==> flow/design.v <==
module my_fifo #(
                   parameter DATA_W           = 128      ,         
                   parameter DEPTH            = 16     ,         
                   parameter UPP_TH           = 4      ,         
                   parameter LOW_TH           = 2                
                )
                (
                   input                   clk         ,         
                   input                   rstn        ,         
                   input                   i_wren      ,         
                   input  [DATA_W - 1 : 0] i_wrdata    ,         
                   output                  o_alm_full  ,         
                   output                  o_full      ,         
                   input                   i_rden      ,         
                   output [DATA_W - 1 : 0] o_rddata    ,         
                   output                  o_alm_empty ,         
                   output                  o_empty               
                );
logic [DATA_W - 1        : 0] data_rg [DEPTH] ;         
logic [$clog2(DEPTH) - 1 : 0] wrptr_rg        ;         
logic [$clog2(DEPTH) - 1 : 0] rdptr_rg        ;         
logic [$clog2(DEPTH)     : 0] dcount_rg       ;         
logic                         wren_s          ;         
logic                         rden_s          ;         
logic                         full_s          ;         
logic                         empty_s         ;         
always @ (posedge clk) begin
   if (!rstn) begin      
      for (int i = 0; i < DEPTH; i++) begin
         data_rg[i] <= '0 ;
      end
      wrptr_rg  <= 0              ;
      rdptr_rg  <= 0              ;      
      dcount_rg <= 0              ;
   end
   else begin   
      if (wren_s) begin                          
         data_rg [wrptr_rg] <= i_wrdata ;         
         if (wrptr_rg == DEPTH - 1) begin
            wrptr_rg <= 0               ;         
         end
         else begin
            wrptr_rg <= wrptr_rg + 1    ;         
         end
      end
      if (rden_s) begin         
         if (rdptr_rg == DEPTH - 1) begin
            rdptr_rg <= 0               ;         
         end
         else begin
            rdptr_rg <= rdptr_rg + 1    ;         
         end
      end
      if (wren_s && !rden_s) begin                
         dcount_rg <= dcount_rg + 1 ;
      end                    
      else if (!wren_s && rden_s) begin           
         dcount_rg <= dcount_rg - 1 ;         
      end
   end
end
assign full_s      = (dcount_rg == DEPTH) ? 1'b1 : 0                ; 
assign empty_s     = (dcount_rg == 0    ) ? 1'b1 : 0                ;
assign wren_s      = i_wren & !full_s                               ;  
assign rden_s      = i_rden & !empty_s                              ;
assign o_full      = full_s                          ;
assign o_empty     = empty_s                                        ;
assign o_alm_full  = ((dcount_rg > UPP_TH) ? 1'b1 : 0)              ;
assign o_alm_empty = (dcount_rg < LOW_TH) ? 1'b1 : 0                ;  
assign o_rddata    = data_rg [rdptr_rg]                             ;   
endmodule
# ---- Reports on my_fifo
# Module my_fifo before and after one edit of its RTL, step after step.
# Lines under "before" count in the file above, lines under "after" in the edited file.
# "diff" is "after" less "before", of the values as shown.
# Library cell names are shortened.
# A cell with n/a has no value.
dict set report setup {
  top {my_fifo}
  clock_port {clk}
  library {sky130hd}
  pvt_corner {tt_025C_1v80}
}

# ---- Edit of the RTL
# Unified diff, file above to edited file.
# This change comes from a script, not from a designer. The edited design behaves differently; no optimisation was intended.
# begin of diff
@@ -1,5 +1,5 @@
 module my_fifo #(
                    parameter DATA_W           = 128      ,         
-                   parameter DEPTH            = 16     ,         
+                   parameter DEPTH            = 12     ,         
                    parameter UPP_TH           = 4      ,         
                    parameter LOW_TH           = 2                
# end of diff

# ---- After elaboration
# Source: Yosys, flattened and elaborated, memories not mapped. Widths are those after wreduce. Print and check cells do not count. Equal cells are merged and count once.
# Yosys's memory passes give these memory sizes; they may raise the number of words (mostly to a power of two), join words into wider ones and drop unused or constant bits.
# item before after diff
set classes {}
lappend classes {n_eq 3 3 0}
lappend classes {compare 2 2 0}
lappend classes {addsub 4 4 0}
lappend classes {bitwise 2 2 0}
lappend classes {reduce_logical 8 8 0}
lappend classes {muxes 17 17 0}
# operator before after diff
set op_table {}
lappend op_table {{equality test 5 bit (second input constant)} 1 0 -1}
lappend op_table {{equality test 5 x 4 -> 1 bit (second input constant)} 0 1 1}
lappend op_table {{2-to-1 mux 1 bit} 7 7 0}
lappend op_table {{2-to-1 mux 4 bit} 6 6 0}
lappend op_table {{logical NOT 1 bit} 4 4 0}
lappend op_table {{adder 4 x 1 -> 4 bit (second input constant)} 2 2 0}
lappend op_table {{AND 1 bit} 2 2 0}
lappend op_table {{equality test 4 bit (second input constant)} 2 2 0}
lappend op_table {{logical AND 1 bit} 2 2 0}
lappend op_table {{2-to-1 mux 128 bit} 2 2 0}
lappend op_table {{2-to-1 mux 5 bit} 2 2 0}
lappend op_table {{adder 5 x 1 -> 5 bit (second input constant)} 1 1 0}
lappend op_table {{> comparator 5 x 3 -> 1 bit (second input constant)} 1 1 0}
lappend op_table {{logical NOT 5 bit} 1 1 0}
lappend op_table {{less-than comparator 5 x 2 -> 1 bit (second input constant)} 1 1 0}
lappend op_table {{nonzero test 2 bit} 1 1 0}
lappend op_table {{subtractor 5 x 1 -> 5 bit (second input constant)} 1 1 0}
# item before after diff
set word_totals {}
lappend word_totals {regBits 13 13 0}
lappend word_totals {out_inout_bits 132 132 0}
lappend word_totals {inputBits 132 132 0}
lappend word_totals {n_memories 1 1 0}
lappend word_totals {ramBits 2048 2048 0}

# ---- Depth
# Longest topological path by Yosys (ltp), each cell counted once; first at word level (registers and memories cut), then after technology mapping (sequential cells cut; the memories' decode and read muxes count).
# item before after diff
set logic_depth {}
lappend logic_depth {depth_word 8 8 0}
lappend logic_depth {ABC_AREA 0 0 n/a}
lappend logic_depth {depth_mapped 12 12 0}

# ---- Synthesis result
# Source: synth_stat.txt of the flow (Yosys; design flattened, memories mapped). It holds for the ABC_AREA given above (unset counts as 0); a run with the other value may have another netlist.
# cell_type before after diff
set by_type {}
lappend by_type {and2_1 2051 1537 -514}
lappend by_type {a22oi_1 216 0 -216}
lappend by_type {nand2_1 125 16 -109}
lappend by_type {buf_4 100 3 -97}
lappend by_type {a21oi_1 8 77 69}
lappend by_type {mux2_2 0 56 56}
lappend by_type {clkbuf_1 323 372 49}
lappend by_type {mux2i_1 3 45 42}
lappend by_type {a211oi_1 0 41 41}
lappend by_type {nor2b_1 4 43 39}
lappend by_type {mux4_2 512 543 31}
lappend by_type {a221o_1 0 28 28}
lappend by_type {o21ai_0 4 31 27}
lappend by_type {nor2_1 37 16 -21}
lappend by_type {o22ai_1 40 28 -12}
lappend by_type {buf_6 10 0 -10}
lappend by_type {nor3_2 8 0 -8}
lappend by_type {nand2b_1 22 15 -7}
# Not every row of either side is listed.
# item before after diff
set mapped {}
lappend mapped {ff_cells 2065 2065 0}
lappend mapped {n_buf 532 471 -61}
lappend mapped {yosys_area_um2 91965.7 88850.2 -3115.5}
lappend mapped {seq_area_um2 61839.3 61839.3 0.0}
lappend mapped {cells 5677 5068 -609}

# ---- Worst setup path after synthesis
# Source: OpenSTA report_checks on the synthesized netlist (no wires, ideal clock, input and output delay 20% of the period each), path of least setup slack; recovery checks are left aside. Register names are those of the netlist, which keeps one name where synthesis merged equal registers.
# item before after diff
set synth_path {}
lappend synth_path {path_type {input to register} {input to register} n/a}
lappend synth_path {from {in rstn} {in i_wren} n/a}
lappend synth_path {to {mem data_rg[2][0]} {mem (no name shown)} n/a}
lappend synth_path {path_delay_ns 4.564 6.430 1.866}
lappend synth_path {setup_slack_ns -0.964 -2.830 -1.866}
lappend synth_path {required_ns 3.990 3.883 -0.107}
lappend synth_path {n_path_buf 2 1 -1}
lappend synth_path {path_stages 5 5 0}
lappend synth_path {in_delay_ns 0.900 0.900 0.000}
lappend synth_path {tclk_ns 4.5 4.5 0.0}
lappend synth_path {arrival_ns 4.954 6.713 1.759}
lappend synth_path {setup_time_ns 0.510 0.617 0.107}
lappend synth_path {synth_period_reached_ns 5.464 7.33 1.866}
# "path_delay_ns" is the arrival time less input delay plus setup time.
# "path_stages": output pins that drive a net of the path, with the launching flip-flop's if there is one; two outputs of one cell count as two.
# "synth_period_reached_ns" is the clock period less the worst setup slack; recovery checks do not enter. This is arithmetic on one report: input and output delays are still those of the set period (20% each).
# The rows between start and end are the longest chain of elaborated cells between them; the timing report does not say that the signal goes this way. Where chains are equally long, one stands for them.
# Each line given opens the expression or statement behind the cell; cells for indexed reads and writes are added by Yosys, which also makes memories of some case tables.
# before: The path ends at the enable pin of a flip-flop; only ways to that pin are counted.
dict set report synth_via_before {
  path_cell_list {clkbuf_1 -> nand2_1 -> nor4_2 -> buf_2 -> nand2b_1}
  elab_chain_len 1
  cone_cells 3
  lines_between 1
}
# item line_no
set synth_rtl_before {}
lappend synth_rtl_before {{start, declared} 9} ;# input                   rstn        ,
lappend synth_rtl_before {{2-to-1 mux 4 bit} 28} ;# if (!rstn) begin
lappend synth_rtl_before {{end, declared} 19} ;# logic [DATA_W - 1        : 0] data_rg [DEPTH] ;
# after: The path ends at the enable pin of a flip-flop; only ways to that pin are counted.
dict set report synth_via_after {
  path_cell_list {o31ai_4 -> buf_4 -> inv_2 -> nand3_1 -> nor2_1}
  elab_chain_len 3
  cone_cells 5
  lines_between 3
}
# item line_no
set synth_rtl_after {}
lappend synth_rtl_after {{start, declared} 10} ;# input                   i_wren      ,
lappend synth_rtl_after {{AND 1 bit} 64} ;# assign wren_s      = i_wren & !full_s                               ;
lappend synth_rtl_after {{2-to-1 mux 4 bit} 37} ;# if (wren_s) begin
lappend synth_rtl_after {{2-to-1 mux 4 bit} 28} ;# if (!rstn) begin
# Some nets on the timed path still bear RTL names; the line given drives or declares the net.
# signal line_no
set synth_named_nets_after {}
lappend synth_named_nets_after {wren_s 64}

# ---- Path in the finished layout
# From the final timing report of each run of set A: the path of least setup slack in the routed layout; clock arrival at registers is part of the times.
# item before after diff
set layout_path {}
lappend layout_path {path_type {register to output} {register to output} n/a}
lappend layout_path {from {reg (no name shown)} {reg (no name shown)} n/a}
lappend layout_path {to {out o_rddata[105]} {out o_rddata[52]} n/a}
lappend layout_path {output_delay_ns 0.89 0.89 0.00}
lappend layout_path {arrival_ns 3.50 3.48 -0.02}
lappend layout_path {path_stages 5 7 2}
lappend layout_path {setup_slack_ns 0.05 0.07 0.02}
lappend layout_path {tclk_ns 4.44 4.44 0.00}
lappend layout_path {required_ns 3.55 3.55 0.00}
lappend layout_path {n_path_buf 1 3 2}
dict set report layout_via_before {
  path_cell_list {dfxtp_4 -> nand2b_1 -> o22ai_1 -> nor2_1 -> clkdlybuf4s50_1}
}
# item line_no
set layout_rtl_before {}
lappend layout_rtl_before {{end, declared} 15} ;# output [DATA_W - 1 : 0] o_rddata    ,
# before: Chain of elaborated cells between the ends: none given.
dict set report layout_via_after {
  path_cell_list {dfxtp_4 -> buf_12 -> bufbuf_16 -> mux4_2 -> a211oi_1 -> a21oi_1 -> clkdlybuf4s50_1}
}
# item line_no
set layout_rtl_after {}
lappend layout_rtl_after {{end, declared} 15} ;# output [DATA_W - 1 : 0] o_rddata    ,
# after: Chain of elaborated cells between the ends: none given.

# ---- Layout results
# Runs of the flow (Yosys, OpenROAD) on both versions; the two runs of a pair have the same settings. The constraints put input and output delay at 20% of the set period each and load the outputs with 0.01 pF.
dict set report settings_set_A {
  CORE_UTILIZATION 45
  PLACE_DENSITY 0.6
  period_ns 4.44
  CAP_MARGIN 20
  CORE_MARGIN 2
  SLEW_MARGIN 20
}
# item before after diff
set measured_set_A {}
lappend measured_set_A {finalUtil_pct 51.8 52.3 0.5}
lappend measured_set_A {finish.stdcell_area_um2 104966.0 102910.0 -2056.0}
lappend measured_set_A {timing.setup.ws_ns 0.053 0.074 0.021}
lappend measured_set_A {dieArea_um2 208000.0 201013.0 -6987.0}
lappend measured_set_A {holdWs_ns 0.440 0.502 0.062}
lappend measured_set_A {tns_ns 0.000 0.000 0.000}
lappend measured_set_A {totalPower_uw 48409 48213 -196}
lappend measured_set_A {period_reached_ns 4.387 4.366 -0.021}
lappend measured_set_A {post_synth_area_um2 91965.7 88850.2 -3115.5}
dict set report settings_set_B {
  CELL_PAD_IN_SITES_DETAIL_PLACEMENT 0
  CORE_ASPECT_RATIO 0.75
  CORE_UTILIZATION 69
  GPL_ROUTABILITY_DRIVEN 1
  SETUP_SLACK_MARGIN 0.28
  period_ns 3.45
  CAP_MARGIN 20
  CORE_MARGIN 2
  SLEW_MARGIN 20
}
# item before after diff
set measured_set_B {}
lappend measured_set_B {finalUtil_pct 82.3 82.3 0.0}
lappend measured_set_B {finish.stdcell_area_um2 108364.0 104708.0 -3656.0}
lappend measured_set_B {timing.setup.ws_ns -0.266 -0.348 -0.082}
lappend measured_set_B {dieArea_um2 136252.0 131684.0 -4568.0}
lappend measured_set_B {holdWs_ns 0.369 0.536 0.167}
lappend measured_set_B {tns_ns -14.600 -25.799 -11.199}
lappend measured_set_B {totalPower_uw 64137 62746 -1391}
lappend measured_set_B {period_reached_ns 3.716 3.798 0.082}
lappend measured_set_B {post_synth_area_um2 91965.7 88850.2 -3115.5}
# "period_reached_ns": clock period set for the run, less the worst setup slack. It is reckoned from that one timing run; input and output delays stay at 20% of the period that was set.
# By "totalPower_uw" is meant OpenSTA's value without simulated activity: inputs other than the clock are taken to toggle once in ten clock periods, and the tool carries that through the logic.
